==> flow/design.v <==
module two(clk, rst_n, in, valid_in, last_in, out, valid_out, last_out, ready);
	input wire clk, rst_n;
	input wire [32-1:0] in;
	input wire valid_in, last_in;
	output reg [32-1:0] out;
	output reg valid_out, last_out;
	output wire ready;
	reg [32-1:0] buff;
parameter [1:0] IDLE = 2'b00, S0 = 2'b01, S1 = 2'b10, S2 = 2'b11;
	reg [1:0] state;
	reg delay_last;
	wire we;
	wire S0_enable;
	wire S1_enable;
	wire S2_enable;
	wire S0toS1;
	wire S1toS2;
	wire S2toS1, S2toIDLE;
always @(posedge clk) begin
	if (!rst_n) begin
		state <= IDLE;
	end else begin
		case (state)
		IDLE : begin
			if (valid_in) begin
				state <= S0;
			end else begin
				state <= IDLE;
			end
		end
		S0 : begin
			if (S0toS1) begin
				state <= S1;
			end else begin
				state <= S0;
			end
		end
		S1 : begin
			if (S1toS2) begin
				state <= S2;
			end else begin
				state <= S1;
			end
		end
		S2 : begin
			if (S2toIDLE) begin
				state <= IDLE;
			end else if (S2toS1) begin
				state <= S1;
			end else begin
				state <= S2;
			end
		end
		endcase
	end
end
always @(posedge clk) begin
	if (!rst_n) begin
		buff <= 0;
		valid_out <= 0;
		last_out <= 0;
	end else begin
		if (S0_enable) begin
			buff <= in;
			valid_out <= 0;
			last_out <= 0;
		end else if (S1_enable) begin
			out <= (in > buff) ? in : buff;
			valid_out <= 1;
			last_out <= 0;
			buff <= (in > buff) ? buff : in;
		end else if (S2_enable) begin
			out <= buff;
			valid_out <= 1;
			last_out <= (S2toIDLE) ? 1 : 0;
			buff <= (we) ? in : buff;
		end else begin
			valid_out <= 0;
			last_out <= 0;
		end
	end
end
always @(posedge clk) begin
	if (!rst_n) begin
		delay_last <= 0;
	end else begin
		if (last_in) begin
			delay_last <= 1;
		end else if (S2toIDLE) begin
			delay_last <= 0;
		end else begin
			delay_last <= 0;
		end
	end
end
assign ready = (state != IDLE) & valid_in;
assign we = ready;
assign S0_enable = (state == S0) & we;
assign S1_enable = (state == S1) & we;
assign S2_enable = (state == S2);
assign S0toS1 = (state == S0) & we;
assign S1toS2 = (state == S1) & we;
assign S2toS1 = (state == S2) & we & !delay_last;
assign S2toIDLE = (state == S2) & delay_last;
endmodule
module four(clk, rst_n, in, valid_in, last_in, out, valid_out, last_out);
	input wire clk, rst_n;
	input wire [32-1:0] in;
	input wire valid_in, last_in;
	output reg [32-1:0] out;
	output reg valid_out, last_out;
	reg [32-1:0] fifo [4-1:0];
	reg [2-1:0] head;
	reg [1-1:0] tail0, tail1;
parameter [2:0] S0 = 3'b001, S1 = 3'b010, S2 = 3'b011, S3 = 3'b100, S4 = 3'b101;
	reg [2:0] state;
	reg delay_last;
	wire we;	 
	wire S0_enable, S1_enable, S2_enable, S3_enable, S4_enable;
	wire S0toS1;
	wire S1toS2, S1toS3;
	wire S2toS3, S2toS4;
	wire S3toS1, S3toS0;
	wire S4toS1, S4toS0;
	wire [32-1:0] mem0, mem1, mem2, mem3;
always @(posedge clk) begin
	if (!rst_n) begin
		state <= S0;
	end else begin
		case (state)
		S0 : begin
			if (S0toS1) begin
				state <= S1;
			end else begin
				state <= S0;
			end
		end
		S1 : begin
			if (S1toS2) begin
				state <= S2;
			end else if (S1toS3) begin
				state <= S3;
			end else begin
				state <= S1;
			end
		end
		S2 : begin
			if (S2toS3) begin
				state <= S3;
			end else if (S2toS4) begin
				state <= S4;
			end else begin
				state <= S2;
			end
		end
		S3 : begin
			if (S3toS1) begin
				state <= S1;
			end else if (S3toS0) begin
				state <= S0;
			end else begin
				state <= S3;
			end
		end
		S4 : begin
			if (S4toS1) begin
				state <= S1;
			end else if (S4toS0) begin
				state <= S0;
			end else begin
				state <= S4;
			end
		end
		endcase
	end
end
always @(posedge clk) begin
	if (!rst_n) begin
		head <= 0;
		tail0 <= 0;
		tail1 <= 0;
		valid_out <= 0;
		last_out <= 0;
	end else begin
		if (S0_enable) begin
			fifo[head] <= in;
			head <= head + 1;
		end
		else if (S1_enable) begin
			fifo[head] <= (in > fifo[tail0]) ? fifo[tail0] : in;
			out <= (in > fifo[tail0]) ? in : fifo[tail0];
			valid_out <= 1;
			last_out <= 0;
			head <= head + 1;
			tail0 <= (in > fifo[tail0]) ? tail0 : tail0 + 1;
			tail1 <= (in > fifo[tail0]) ? tail1 + 1 : tail1;
		end
		else if (S2_enable) begin
			fifo[head] <= in;
			out <= (fifo[tail1+2] > fifo[tail0]) ? fifo[tail1+2] : fifo[tail0];
			valid_out <= 1;
			last_out <= 0;
			head <= (we) ? head + 1 : head;
			tail0 <= (fifo[tail1+2] > fifo[tail0]) ? tail0 : tail0 + 1;
			tail1 <= (fifo[tail1+2] > fifo[tail0]) ? tail1 + 1 : tail1;
		end
		else if (S3_enable) begin
			fifo[head] <= in;
			out <= fifo[tail0];
			valid_out <= 1;
			last_out <= (S3toS0) ? 1 : 0;
			head <= (we && !delay_last) ? head + 1 : head;
			tail0 <= tail0 + 1;
		end
		else if (S4_enable) begin
			fifo[head] <= in;
			out <= fifo[tail1+2];
			valid_out <= 1;
			last_out <= (S4toS0) ? 1 : 0;
			head <= (we && !delay_last) ? head + 1 : head;
			tail1 <= tail1 + 1;
		end
		else begin
			valid_out <= 0;
			last_out <= 0;
		end
	end
end
always @(posedge clk) begin
	if (!rst_n) begin
		delay_last <= 0;
	end else begin
		if (last_in) begin
			delay_last <= 1;
		end else if (S3toS0 || S4toS0) begin
			delay_last <= 0;
		end else begin
			delay_last <= delay_last;
		end
	end
end
assign we = valid_in;
assign S0_enable = we & (state == S0);
assign S1_enable = (state == S1);
assign S2_enable = (state == S2);
assign S3_enable = (state == S3);
assign S4_enable = (state == S4);
assign S0toS1 = (state == S0) & (head == 1);
assign S1toS2 = (state == S1) & !(in > fifo[tail0]);
assign S1toS3 = (state == S1) & (in > fifo[tail0]) & (tail1 == 1);
assign S2toS3 = (state == S2) & (fifo[tail1+2] > fifo[tail0]) & (tail1 == 1);
assign S2toS4 = (state == S2) & !(fifo[tail1+2] > fifo[tail0]) & (tail0 == 1);
assign S3toS1 = (state == S3) & (tail0 == 1) & !delay_last;
assign S3toS0 = (state == S3) & (tail0 == 1) & delay_last;
assign S4toS1 = (state == S4) & (tail1 == 1) & !delay_last;
assign S4toS0 = (state == S4) & (tail1 == 1) & delay_last;
assign mem0 = fifo[0];
assign mem1 = fifo[1];
assign mem2 = fifo[2];
assign mem3 = fifo[3];
endmodule
module eight(clk, rst_n, in, valid_in, last_in, out, valid_out, last_out);
	input wire clk, rst_n;
	input wire [32-1:0] in;
	input wire valid_in, last_in;
	output reg [32-1:0] out;
	output reg valid_out, last_out;
	reg [32-1:0] fifo [8-1:0];
	reg [3-1:0] head;
	reg [2-1:0] tail0, tail1;
parameter [2:0] S0 = 3'b001, S1 = 3'b010, S2 = 3'b011, S3 = 3'b100, S4 = 3'b101;
	reg [2:0] state;
	reg delay_last;
	wire we;	 
	wire S0_enable, S1_enable, S2_enable, S3_enable, S4_enable;
	wire S0toS1;
	wire S1toS2, S1toS3;
	wire S2toS3, S2toS4;
	wire S3toS1, S3toS0;
	wire S4toS1, S4toS0;
	wire [32-1:0] mem0, mem1, mem2, mem3, mem4, mem5, mem6, mem7;
always @(posedge clk) begin
	if (!rst_n) begin
		state <= S0;
	end else begin
		case (state)
		S0 : begin
			if (S0toS1) begin
				state <= S1;
			end else begin
				state <= S0;
			end
		end
		S1 : begin
			if (S1toS2) begin
				state <= S2;
			end else if (S1toS3) begin
				state <= S3;
			end else begin
				state <= S1;
			end
		end
		S2 : begin
			if (S2toS3) begin
				state <= S3;
			end else if (S2toS4) begin
				state <= S4;
			end else begin
				state <= S2;
			end
		end
		S3 : begin
			if (S3toS1) begin
				state <= S1;
			end else if (S3toS0) begin
				state <= S0;
			end else begin
				state <= S3;
			end
		end
		S4 : begin
			if (S4toS1) begin
				state <= S1;
			end else if (S4toS0) begin
				state <= S0;
			end else begin
				state <= S4;
			end
		end
		endcase
	end
end
always @(posedge clk) begin
	if (!rst_n) begin
		head <= 0;
		tail0 <= 0;
		tail1 <= 0;
		valid_out <= 0;
		last_out <= 0;
	end else begin
		if (S0_enable) begin
			fifo[head] <= in;
			head <= head + 1;
		end
		else if (S1_enable) begin
			fifo[head] <= (in > fifo[tail0]) ? fifo[tail0] : in;
			out <= (in > fifo[tail0]) ? in : fifo[tail0];
			valid_out <= 1;
			last_out <= 0;
			head <= head + 1;
			tail0 <= (in > fifo[tail0]) ? tail0 : tail0 + 1;
			tail1 <= (in > fifo[tail0]) ? tail1 + 1 : tail1;
		end
		else if (S2_enable) begin
			fifo[head] <= in;
			out <= (fifo[tail1+4] > fifo[tail0]) ? fifo[tail1+4] : fifo[tail0];
			valid_out <= 1;
			last_out <= 0;
			head <= (we) ? head + 1 : head;
			tail0 <= (fifo[tail1+4] > fifo[tail0]) ? tail0 : tail0 + 1;
			tail1 <= (fifo[tail1+4] > fifo[tail0]) ? tail1 + 1 : tail1;
		end
		else if (S3_enable) begin
			fifo[head] <= in;
			out <= fifo[tail0];
			valid_out <= 1;
			last_out <= (S3toS0) ? 1 : 0;
			head <= (we && !delay_last) ? head + 1 : head;
			tail0 <= tail0 + 1;
		end
		else if (S4_enable) begin
			fifo[head] <= in;
			out <= fifo[tail1+4];
			valid_out <= 1;
			last_out <= (S4toS0) ? 1 : 0;
			head <= (we && !delay_last) ? head + 1 : head;
			tail1 <= tail1 + 1;
		end
		else begin
			valid_out <= 0;
			last_out <= 0;
		end
	end
end
always @(posedge clk) begin
	if (!rst_n) begin
		delay_last <= 0;
	end else begin
		if (last_in) begin
			delay_last <= 1;
		end else if (S3toS0 || S4toS0) begin
			delay_last <= 0;
		end else begin
			delay_last <= delay_last;
		end
	end
end
assign we = valid_in;
assign S0_enable = we & (state == S0);
assign S1_enable = (state == S1);
assign S2_enable = (state == S2);
assign S3_enable = (state == S3);
assign S4_enable = (state == S4);
assign S0toS1 = (state == S0) & (head == 3);
assign S1toS2 = (state == S1) & !(in > fifo[tail0]);
assign S1toS3 = (state == S1) & (in > fifo[tail0]) & (tail1 == 3);
assign S2toS3 = (state == S2) & (fifo[tail1+4] > fifo[tail0]) & (tail1 == 3);
assign S2toS4 = (state == S2) & !(fifo[tail1+4] > fifo[tail0]) & (tail0 == 3);
assign S3toS1 = (state == S3) & (tail0 == 3) & !delay_last;
assign S3toS0 = (state == S3) & (tail0 == 3) & delay_last;
assign S4toS1 = (state == S4) & (tail1 == 3) & !delay_last;
assign S4toS0 = (state == S4) & (tail1 == 3) & delay_last;
assign mem0 = fifo[0];
assign mem1 = fifo[1];
assign mem2 = fifo[2];
assign mem3 = fifo[3];
assign mem4 = fifo[4];
assign mem5 = fifo[5];
assign mem6 = fifo[6];
assign mem7 = fifo[7];
endmodule
module steen(clk, rst_n, in, valid_in, last_in, out, valid_out, last_out);
	input wire clk, rst_n;
	input wire [32-1:0] in;
	input wire valid_in, last_in;
	output reg [32-1:0] out;
	output reg valid_out, last_out;
	reg [32-1:0] fifo [16-1:0];
	reg [4-1:0] head;
	reg [3-1:0] tail0, tail1;
parameter [2:0] S0 = 3'b001, S1 = 3'b010, S2 = 3'b011, S3 = 3'b100, S4 = 3'b101;
	reg [2:0] state;
	reg delay_last;
	wire we;	 
	wire S0_enable, S1_enable, S2_enable, S3_enable, S4_enable;
	wire S0toS1;
	wire S1toS2, S1toS3;
	wire S2toS3, S2toS4;
	wire S3toS1, S3toS0;
	wire S4toS1, S4toS0;
	wire [32-1:0] mem0, mem1, mem2, mem3, mem4, mem5, mem6, mem7;
always @(posedge clk) begin
	if (!rst_n) begin
		state <= S0;
	end else begin
		case (state)
		S0 : begin
			if (S0toS1) begin
				state <= S1;
			end else begin
				state <= S0;
			end
		end
		S1 : begin
			if (S1toS2) begin
				state <= S2;
			end else if (S1toS3) begin
				state <= S3;
			end else begin
				state <= S1;
			end
		end
		S2 : begin
			if (S2toS3) begin
				state <= S3;
			end else if (S2toS4) begin
				state <= S4;
			end else begin
				state <= S2;
			end
		end
		S3 : begin
			if (S3toS1) begin
				state <= S1;
			end else if (S3toS0) begin
				state <= S0;
			end else begin
				state <= S3;
			end
		end
		S4 : begin
			if (S4toS1) begin
				state <= S1;
			end else if (S4toS0) begin
				state <= S0;
			end else begin
				state <= S4;
			end
		end
		endcase
	end
end
always @(posedge clk) begin
	if (!rst_n) begin
		head <= 0;
		tail0 <= 0;
		tail1 <= 0;
		valid_out <= 0;
		last_out <= 0;
	end else begin
		if (S0_enable) begin
			fifo[head] <= in;
			head <= head + 1;
		end
		else if (S1_enable) begin
			fifo[head] <= (in > fifo[tail0]) ? fifo[tail0] : in;
			out <= (in > fifo[tail0]) ? in : fifo[tail0];
			valid_out <= 1;
			last_out <= 0;
			head <= head + 1;
			tail0 <= (in > fifo[tail0]) ? tail0 : tail0 + 1;
			tail1 <= (in > fifo[tail0]) ? tail1 + 1 : tail1;
		end
		else if (S2_enable) begin
			fifo[head] <= in;
			out <= (fifo[tail1+8] > fifo[tail0]) ? fifo[tail1+8] : fifo[tail0];
			valid_out <= 1;
			last_out <= 0;
			head <= (we) ? head + 1 : head;
			tail0 <= (fifo[tail1+8] > fifo[tail0]) ? tail0 : tail0 + 1;
			tail1 <= (fifo[tail1+8] > fifo[tail0]) ? tail1 + 1 : tail1;
		end
		else if (S3_enable) begin
			fifo[head] <= in;
			out <= fifo[tail0];
			valid_out <= 1;
			last_out <= (S3toS0) ? 1 : 0;
			head <= (we && !delay_last) ? head + 1 : head;
			tail0 <= tail0 + 1;
		end
		else if (S4_enable) begin
			fifo[head] <= in;
			out <= fifo[tail1+8];
			valid_out <= 1;
			last_out <= (S4toS0) ? 1 : 0;
			head <= (we && !delay_last) ? head + 1 : head;
			tail1 <= tail1 + 1;
		end
		else begin
			valid_out <= 0;
			last_out <= 0;
		end
	end
end
always @(posedge clk) begin
	if (!rst_n) begin
		delay_last <= 0;
	end else begin
		if (last_in) begin
			delay_last <= 1;
		end else if (S3toS0 || S4toS0) begin
			delay_last <= 0;
		end else begin
			delay_last <= delay_last;
		end
	end
end
assign we = valid_in;
assign S0_enable = we & (state == S0);
assign S1_enable = (state == S1);
assign S2_enable = (state == S2);
assign S3_enable = (state == S3);
assign S4_enable = (state == S4);
assign S0toS1 = (state == S0) & (head == 7);
assign S1toS2 = (state == S1) & !(in > fifo[tail0]);
assign S1toS3 = (state == S1) & (in > fifo[tail0]) & (tail1 == 7);
assign S2toS3 = (state == S2) & (fifo[tail1+8] > fifo[tail0]) & (tail1 == 7);
assign S2toS4 = (state == S2) & !(fifo[tail1+8] > fifo[tail0]) & (tail0 == 7);
assign S3toS1 = (state == S3) & (tail0 == 7) & !delay_last;
assign S3toS0 = (state == S3) & (tail0 == 7) & delay_last;
assign S4toS1 = (state == S4) & (tail1 == 7) & !delay_last;
assign S4toS0 = (state == S4) & (tail1 == 7) & delay_last;
assign mem0 = fifo[0];
assign mem1 = fifo[1];
assign mem2 = fifo[2];
assign mem3 = fifo[3];
assign mem4 = fifo[4];
assign mem5 = fifo[5];
assign mem6 = fifo[6];
assign mem7 = fifo[7];
endmodule
module thtwo(clk, rst_n, in, valid_in, last_in, out, valid_out, last_out);
	input wire clk, rst_n;
	input wire [32-1:0] in;
	input wire valid_in, last_in;
	output reg [32-1:0] out;
	output reg valid_out, last_out;
	reg [32-1:0] fifo [32-1:0];
	reg [5-1:0] head;
	reg [4-1:0] tail0, tail1;
parameter [2:0] S0 = 3'b001, S1 = 3'b010, S2 = 3'b011, S3 = 3'b100, S4 = 3'b101;
	reg [2:0] state;
	reg delay_last;
	wire we;	 
	wire S0_enable, S1_enable, S2_enable, S3_enable, S4_enable;
	wire S0toS1;
	wire S1toS2, S1toS3;
	wire S2toS3, S2toS4;
	wire S3toS1, S3toS0;
	wire S4toS1, S4toS0;
	wire [32-1:0] mem0, mem1, mem2, mem3, mem4, mem5, mem6, mem7;
always @(posedge clk) begin
	if (!rst_n) begin
		state <= S0;
	end else begin
		case (state)
		S0 : begin
			if (S0toS1) begin
				state <= S1;
			end else begin
				state <= S0;
			end
		end
		S1 : begin
			if (S1toS2) begin
				state <= S2;
			end else if (S1toS3) begin
				state <= S3;
			end else begin
				state <= S1;
			end
		end
		S2 : begin
			if (S2toS3) begin
				state <= S3;
			end else if (S2toS4) begin
				state <= S4;
			end else begin
				state <= S2;
			end
		end
		S3 : begin
			if (S3toS1) begin
				state <= S1;
			end else if (S3toS0) begin
				state <= S0;
			end else begin
				state <= S3;
			end
		end
		S4 : begin
			if (S4toS1) begin
				state <= S1;
			end else if (S4toS0) begin
				state <= S0;
			end else begin
				state <= S4;
			end
		end
		endcase
	end
end
always @(posedge clk) begin
	if (!rst_n) begin
		head <= 0;
		tail0 <= 0;
		tail1 <= 0;
		valid_out <= 0;
		last_out <= 0;
	end else begin
		if (S0_enable) begin
			fifo[head] <= in;
			head <= head + 1;
		end
		else if (S1_enable) begin
			fifo[head] <= (in > fifo[tail0]) ? fifo[tail0] : in;
			out <= (in > fifo[tail0]) ? in : fifo[tail0];
			valid_out <= 1;
			last_out <= 0;
			head <= head + 1;
			tail0 <= (in > fifo[tail0]) ? tail0 : tail0 + 1;
			tail1 <= (in > fifo[tail0]) ? tail1 + 1 : tail1;
		end
		else if (S2_enable) begin
			fifo[head] <= in;
			out <= (fifo[tail1+16] > fifo[tail0]) ? fifo[tail1+16] : fifo[tail0];
			valid_out <= 1;
			last_out <= 0;
			head <= (we) ? head + 1 : head;
			tail0 <= (fifo[tail1+16] > fifo[tail0]) ? tail0 : tail0 + 1;
			tail1 <= (fifo[tail1+16] > fifo[tail0]) ? tail1 + 1 : tail1;
		end
		else if (S3_enable) begin
			fifo[head] <= in;
			out <= fifo[tail0];
			valid_out <= 1;
			last_out <= (S3toS0) ? 1 : 0;
			head <= (we && !delay_last) ? head + 1 : head;
			tail0 <= tail0 + 1;
		end
		else if (S4_enable) begin
			fifo[head] <= in;
			out <= fifo[tail1+16];
			valid_out <= 1;
			last_out <= (S4toS0) ? 1 : 0;
			head <= (we && !delay_last) ? head + 1 : head;
			tail1 <= tail1 + 1;
		end
		else begin
			valid_out <= 0;
			last_out <= 0;
		end
	end
end
always @(posedge clk) begin
	if (!rst_n) begin
		delay_last <= 0;
	end else begin
		if (last_in) begin
			delay_last <= 1;
		end else if (S3toS0 || S4toS0) begin
			delay_last <= 0;
		end else begin
			delay_last <= delay_last;
		end
	end
end
assign we = valid_in;
assign S0_enable = we & (state == S0);
assign S1_enable = (state == S1);
assign S2_enable = (state == S2);
assign S3_enable = (state == S3);
assign S4_enable = (state == S4);
assign S0toS1 = (state == S0) & (head == 15);
assign S1toS2 = (state == S1) & !(in > fifo[tail0]);
assign S1toS3 = (state == S1) & (in > fifo[tail0]) & (tail1 == 15);
assign S2toS3 = (state == S2) & (fifo[tail1+16] > fifo[tail0]) & (tail1 == 15);
assign S2toS4 = (state == S2) & !(fifo[tail1+16] > fifo[tail0]) & (tail0 == 15);
assign S3toS1 = (state == S3) & (tail0 == 15) & !delay_last;
assign S3toS0 = (state == S3) & (tail0 == 15) & delay_last;
assign S4toS1 = (state == S4) & (tail1 == 15) & !delay_last;
assign S4toS0 = (state == S4) & (tail1 == 15) & delay_last;
assign mem0 = fifo[0];
assign mem1 = fifo[1];
assign mem2 = fifo[2];
assign mem3 = fifo[3];
assign mem4 = fifo[4];
assign mem5 = fifo[5];
assign mem6 = fifo[6];
assign mem7 = fifo[7];
endmodule
module top(clk, rst_n, in, valid_in, last_in, out, valid_out, last_out, ready);
	input wire clk, rst_n;
	input wire [32-1:0] in;
	input wire valid_in, last_in;
	output wire [32-1:0] out;
	output wire valid_out, last_out;
	output wire ready;
	wire [32-1:0] out0, out1, out2, out3;
	wire valid_out0, valid_out1, valid_out2, valid_out3;
	wire last_out0, last_out1, last_out2, last_out3;
two tw0(.clk(clk), .rst_n(rst_n), .in(in), .valid_in(valid_in), .last_in(last_in), .out(out0), .valid_out(valid_out0), .last_out(last_out0), .ready(ready));
four f0(.clk(clk), .rst_n(rst_n), .in(out0), .valid_in(valid_out0), .last_in(last_out0), .out(out1), .valid_out(valid_out1), .last_out(last_out1));
eight e0(.clk(clk), .rst_n(rst_n), .in(out1), .valid_in(valid_out1), .last_in(last_out1), .out(out2), .valid_out(valid_out2), .last_out(last_out2));
steen s0(.clk(clk), .rst_n(rst_n), .in(out2), .valid_in(valid_out2), .last_in(last_out2), .out(out3), .valid_out(valid_out3), .last_out(last_out3));
thtwo t0(.clk(clk), .rst_n(rst_n), .in(out3), .valid_in(valid_out3), .last_in(last_out3), .out(out), .valid_out(valid_out), .last_out(last_out));
endmodule
# --- Tool chain data of top ---
# Tool output for the design above before and after an edit, in the order of the flow.
# Lines under "before" count in the file above, lines under "after" in the edited file.
# "change" is "after" less "before", of the values as shown; "rel_change_pct" is that difference over "before", in percent.
# Library cell names are shortened.
setup:
  top_module: "top"
  clk_port: "clk"
  library: "sky130hd"
  pvt_corner: "tt_025C_1v80"

# --- Edit of the RTL ---
# The edit as a unified diff against the file above.
# This change comes from a script, not from a designer. The edited design behaves differently; no optimisation was intended.
# begin of diff
@@ -479,13 +479,4 @@
 			end
 		end
-		S4 : begin
-			if (S4toS1) begin
-				state <= S1;
-			end else if (S4toS0) begin
-				state <= S0;
-			end else begin
-				state <= S4;
-			end
-		end
 		endcase
 	end
# end of diff

# --- Word level ---
# Yosys after proc, flatten, opt, wreduce and memory -nomap, before mapping. Print and check cells are not counted. Equal cells are merged and count once.
# Yosys's memory passes give these memory sizes; they may raise the number of words (mostly to a power of two), join words into wider ones and drop unused or constant bits.
word_totals:
  columns: ["item", "before", "after", "change", "rel_change_pct"]
  rows:
  - ["reg_bits", 255, 255, 0, 0.00]
  - ["mem_bits_rw", 1920, 1920, 0, 0.00]
  - ["mem_count", 4, 4, 0, 0.00]
  - ["clocked_rd_ports_x_width", 128, 128, 0, 0.00]
  - ["wordCells", 670, 667, -3, -0.45]
  - ["input_bits", 36, 36, 0, 0.00]
mem_list:
  columns: ["item", "before", "after"]
  rows:
  - ["memory_list", "t0.fifo 32 x 32 bit 2R1W; s0.fifo 16 x 32 bit 2R1W; e0.fifo 8 x 32 bit 2R1W; f0.fifo 4 x 32 bit 2R1W", "t0.fifo 32 x 32 bit 2R1W; s0.fifo 16 x 32 bit 2R1W; e0.fifo 8 x 32 bit 2R1W; f0.fifo 4 x 32 bit 2R1W"]
classes:
  columns: ["item", "before", "after", "change", "rel_change_pct"]
  rows:
  - ["compare", 9, 9, 0, 0.00]
  - ["eq_ne", 58, 58, 0, 0.00]
  - ["reduce_and_logical", 70, 70, 0, 0.00]
  - ["n_mux", 386, 384, -2, -0.52]
  - ["n_logic", 89, 88, -1, -1.12]
  - ["add_sub_neg", 16, 16, 0, 0.00]
op_table:
  columns: ["cell", "before", "after", "change", "rel_change_pct"]
  rows:
  - ["3-bit two-way mux", 52, 50, -2, -3.85]
  - ["1-bit bitwise AND", 66, 65, -1, -1.52]
  - ["5-bit nonzero test", 8, 7, -1, -12.50]
  - ["3-bit case mux with 5-bit select", 4, 3, -1, -25.00]
  - ["4-bit nonzero test", 4, 5, 1, 25.00]
  - ["3-bit case mux with 4-bit select", 0, 1, 1, null]
  - ["1-bit two-way mux", 144, 144, 0, 0.00]
  - ["32-bit two-way mux", 132, 132, 0, 0.00]
  - ["2-bit two-way mux", 26, 26, 0, 0.00]
  - ["4-bit two-way mux", 20, 20, 0, 0.00]
  - ["1-bit OR", 16, 16, 0, 0.00]
  - ["1-bit zero test", 13, 13, 0, 0.00]
  - ["3-bit == test with constant B", 10, 10, 0, 0.00]
  - ["3-bit nonzero test", 10, 10, 0, 0.00]
  - ["3-bit by 2-bit == test with 1-bit output with constant B", 9, 9, 0, 0.00]
  - ["32-bit > comparator", 9, 9, 0, 0.00]
  - ["2-bit != test with constant B", 8, 8, 0, 0.00]
  - ["3-bit by 2-bit != test with 1-bit output with constant B", 8, 8, 0, 0.00]
  - ["5-bit two-way mux", 7, 7, 0, 0.00]
  - ["1-bit NOT", 7, 7, 0, 0.00]
  - ["3-bit AND reduction", 6, 6, 0, 0.00]
  - ["2-bit nonzero test", 6, 6, 0, 0.00]
  - ["2-bit == test with constant B", 4, 4, 0, 0.00]
  - ["3-bit by 1-bit == test with 1-bit output with constant B", 4, 4, 0, 0.00]
  - ["1-bit logical AND", 4, 4, 0, 0.00]
  - ["1-bit logical OR", 4, 4, 0, 0.00]
  - ["3-bit by 1-bit != test with 1-bit output with constant B", 4, 4, 0, 0.00]
  - ["4-bit by 2-bit != test with 1-bit output with constant B", 4, 4, 0, 0.00]
# Not every row of either side is listed.

# --- Logic depth ---
# Longest topological path by Yosys (ltp), each cell counted once; first at word level (registers and memories cut), then after technology mapping (sequential cells cut; the memories' decode and read muxes count).
logic_depth:
  columns: ["item", "before", "after", "change", "rel_change_pct"]
  rows:
  - ["word_depth", 9, 9, 0, 0.00]
  - ["abc_area", "0", "0", null, null]
  - ["ltp_mapped", 16, 16, 0, 0.00]
  - ["ltp_nobuf", 12, 12, 0, 0.00]

# --- Mapped cells and area ---
# The flow's flattened synthesis, as Yosys stat reports it; memories are mapped. The netlist is that of the ABC_AREA named above (0 if unset); the other value can give another one.
by_type:
  columns: ["type", "before", "after", "change", "rel_change_pct"]
  rows:
  - ["nand2_1", 234, 323, 89, 38.03]
  - ["o221ai_1", 4, 70, 66, 1650.00]
  - ["nand3_1", 51, 112, 61, 119.61]
  - ["mux2_2", 133, 193, 60, 45.11]
  - ["mux2_4", 60, 0, -60, -100.00]
  - ["o21ai_0", 221, 162, -59, -26.70]
  - ["nor2_1", 140, 192, 52, 37.14]
  - ["o211ai_1", 13, 65, 52, 400.00]
  - ["nor2b_1", 63, 19, -44, -69.84]
  - ["a21oi_1", 145, 184, 39, 26.90]
  - ["nor3_1", 51, 16, -35, -68.63]
  - ["a221oi_1", 40, 6, -34, -85.00]
  - ["o31ai_1", 35, 4, -31, -88.57]
  - ["mux2_1", 0, 31, 31, null]
  - ["clkbuf_1", 160, 183, 23, 14.38]
  - ["a22oi_1", 35, 15, -20, -57.14]
  - ["mux2i_1", 185, 204, 19, 10.27]
  - ["and2_1", 41, 22, -19, -46.34]
# Not every row of either side is listed.
mapped:
  columns: ["item", "before", "after", "change", "rel_change_pct"]
  rows:
  - ["mapped_cells", 5194, 5359, 165, 3.18]
  - ["yosys_area_um2", 93861.3, 94449.3, 588.0, 0.63]
  - ["n_buf", 254, 268, 14, 5.51]
  - ["flip_flops", 2193, 2193, 0, 0.00]
  - ["seq_area_um2", 64722.1, 64722.1, 0.0, 0.00]
# The figures by module come from a second, unflattened synthesis with its own total; it is not the netlist above.
hier_totals:
  columns: ["item", "before", "after", "change", "rel_change_pct"]
  rows:
  - ["hier_cells", 5250, 5151, -99, -1.89]
  - ["area_unflattened_um2", 94919.8, 94373.0, -546.8, -0.58]
# Rows give one instance, submodules left out.
by_module_before:
  columns: ["mod", "seq_area_um2", "n_inst", "n_cells", "area_um2"]
  rows:
  - ["thtwo", 32210.9, 1, 1976, 43471.7]
  - ["steen", 16756.1, 1, 1333, 24233.2]
  - ["eight", 8988.6, 1, 895, 14014.7]
  - ["four", 5064.9, 1, 701, 9547.9]
  - ["two", 1701.6, 1, 345, 3652.3]
  - ["top", 0.0, 1, 0, 0.0]
by_module_after:
  columns: ["mod", "seq_area_um2", "n_inst", "n_cells", "area_um2"]
  rows:
  - ["thtwo", 32210.9, 1, 1984, 43709.4]
  - ["steen", 16756.1, 1, 1226, 23448.7]
  - ["eight", 8988.6, 1, 895, 14014.7]
  - ["four", 5064.9, 1, 701, 9547.9]
  - ["two", 1701.6, 1, 345, 3652.3]
  - ["top", 0.0, 1, 0, 0.0]

# --- Timing after synthesis ---
# Source: OpenSTA report_checks on the synthesized netlist (no wires, ideal clock, input and output delay 20% of the period each), path of least setup slack; recovery checks are left aside. Register names are those of the netlist, which keeps one name where synthesis merged equal registers.
synth_timing:
  columns: ["item", "before", "after", "change", "rel_change_pct"]
  rows:
  - ["path_type", "register to register", "register to register", null, null]
  - ["startpoint", "register (name not given)", "register (name not given)", null, null]
  - ["endpoint", "memory t0.fifo[0][31]", "memory t0.fifo[0][0]", null, null]
  - ["arrival_time_ns", 5.389, 5.250, -0.139, -2.58]
  - ["slack_ns", 2.157, 2.296, 0.139, null]
  - ["t_required_ns", 7.546, 7.546, 0.000, 0.00]
  - ["path_buffers", 4, 3, -1, -25.00]
  - ["t_first_pin_ns", 0.000, 0.000, 0.000, null]
  - ["setup_ns", 0.454, 0.454, 0.000, null]
  - ["period_ns", 8.0, 8.0, 0.0, 0.00]
  - ["path_stages", 16, 15, -1, -6.25]
  - ["delay_ns", 5.843, 5.704, -0.139, -2.38]
  - ["synth_period_reached_ns", 5.843, 5.704, -0.139, -2.38]
# "delay_ns" is the arrival time less input delay plus setup time.
# "path_stages" counts driving pins, that of a launching flip-flop among them; a cell with two outputs on the path counts twice.
# "synth_period_reached_ns" = period - worst setup slack (recovery checks aside). The figure is calculated, with input and output delays left at 20% of the set period.
synth_via_before:
  cell_sequence: "dfxtp_1 buf_2 buf_1 mux4_2 mux4_2 inv_1 ha_1 and4_1 and4bb_1 a211o_1 o22ai_1 o21ai_1 or2_2 buf_2 clkbuf_1 o21ai_0"
synth_lines_before:
  columns: ["item", "line", "source"]
  rows:
  - ["to (decl)", 588, "reg [32-1:0] fifo [32-1:0];"]
# before: Chain of elaborated cells between the ends: none given.
synth_via_after:
  cell_sequence: "dfxtp_1 buf_2 buf_1 mux4_2 mux4_2 inv_1 ha_1 a21o_1 nand3_1 a21oi_1 or4b_1 a22oi_2 nor3_2 clkbuf_1 o21ai_0"
synth_lines_after:
  columns: ["item", "line", "source"]
  rows:
  - ["to (decl)", 579, "reg [32-1:0] fifo [32-1:0];"]
# after: Chain of elaborated cells between the ends: none given.

# --- Timing after layout ---
# Path of least setup slack in the final report of the runs of pair 1 (OpenROAD, finished layout, wires in). Where an end is a register, its clock arrival counts in the times.
layout_timing:
  columns: ["item", "before", "after", "change", "rel_change_pct"]
  rows:
  - ["path_type", "register to register", "register to register", null, null]
  - ["startpoint", "register (name not given)", "register (name not given)", null, null]
  - ["endpoint", "memory t0.fifo[22][19]", "memory t0.fifo[12][20]", null, null]
  - ["path_buffers", 2, 2, 0, 0.00]
  - ["period_ns", 8.0, 8.0, 0.0, 0.00]
  - ["setup_ns", 0.16, 0.35, 0.19, null]
  - ["slack_ns", 1.99, 2.11, 0.12, null]
  - ["path_stages", 14, 14, 0, 0.00]
  - ["t_first_pin_ns", 0.89, 0.86, -0.03, -3.37]
  - ["t_required_ns", 8.73, 8.51, -0.22, -2.52]
  - ["arrival_time_ns", 6.75, 6.41, -0.34, -5.04]
layout_via_before:
  cell_sequence: "dfxtp_4 buf_4 mux4_2 mux4_2 inv_1 ha_1 and4_1 and4bb_1 a211o_1 o22ai_1 o21ai_1 or2_2 o21ai_1 buf_4"
layout_lines_before:
  columns: ["item", "line", "source"]
  rows:
  - ["to (decl)", 588, "reg [32-1:0] fifo [32-1:0];"]
# before: Chain of elaborated cells between the ends: none given.
layout_via_after:
  cell_sequence: "dfxtp_4 buf_12 mux4_2 mux4_2 inv_1 ha_1 nand4_1 nor3_1 a22oi_1 nand3_1 a22oi_2 nor3_4 buf_4 mux2_2"
layout_lines_after:
  columns: ["item", "line", "source"]
  rows:
  - ["to (decl)", 579, "reg [32-1:0] fifo [32-1:0];"]
# after: Chain of elaborated cells between the ends: none given.

# --- Flow runs ---
# Both versions went through the flow (Yosys, OpenROAD) with the same settings in each pair. Constraints: input delay and output delay 20% of the set period each, output load 0.01 pF.
settings_pair_1:
  CORE_UTILIZATION: 40
  period_ns: 8.0
  CAP_MARGIN: 20
  CORE_MARGIN: 2
  SLEW_MARGIN: 20
results_pair_1:
  columns: ["item", "before", "after", "change", "rel_change_pct"]
  rows:
  - ["util_pct", 45.9, 45.5, -0.4, null]
  - ["period_less_ws_ns", 6.011, 5.893, -0.118, -1.96]
  - ["hold_worst_slack_ns", 0.428, 0.497, 0.069, null]
  - ["total_die_area_um2", 238544.0, 240027.0, 1483.0, 0.62]
  - ["total_power_uw", 23693, 23149, -544, -2.30]
  - ["post_route_stdcell_area_um2", 106830.0, 106899.0, 69.0, 0.06]
  - ["tns_ns", 0.000, 0.000, 0.000, null]
  - ["post_synth_area_um2", 93861.3, 94449.3, 588.0, 0.63]
  - ["setup_worst_slack_ns", 1.989, 2.107, 0.118, null]
settings_pair_2:
  CORE_MARGIN: 6
  CORE_UTILIZATION: 30
  CTS_CLUSTER_SIZE: 19
  MAX_ROUTING_LAYER: "met4"
  PLACE_DENSITY: 0.45
  SETUP_SLACK_MARGIN: 0.47
  TNS_END_PERCENT: 60
  period_ns: 4.7
  CAP_MARGIN: 20
  SLEW_MARGIN: 20
results_pair_2:
  columns: ["item", "before", "after", "change", "rel_change_pct"]
  rows:
  - ["util_pct", 37.2, 36.9, -0.3, null]
  - ["period_less_ws_ns", 4.675, 4.726, 0.051, 1.09]
  - ["hold_worst_slack_ns", 0.418, 0.452, 0.034, null]
  - ["total_die_area_um2", 326441.0, 328444.0, 2003.0, 0.61]
  - ["total_power_uw", 41477, 41365, -112, -0.27]
  - ["post_route_stdcell_area_um2", 115452.0, 115173.0, -279.0, -0.24]
  - ["tns_ns", 0.000, -0.832, -0.832, null]
  - ["post_synth_area_um2", 93861.3, 94449.3, 588.0, 0.63]
  - ["setup_worst_slack_ns", 0.025, -0.026, -0.051, null]
# "period_less_ws_ns" is the run's clock period less its worst setup slack. It is reckoned from that one timing run; input and output delays stay at 20% of the period that was set.
# By "total_power_uw" is meant OpenSTA's value without simulated activity: inputs other than the clock are taken to toggle once in ten clock periods, and the tool carries that through the logic.
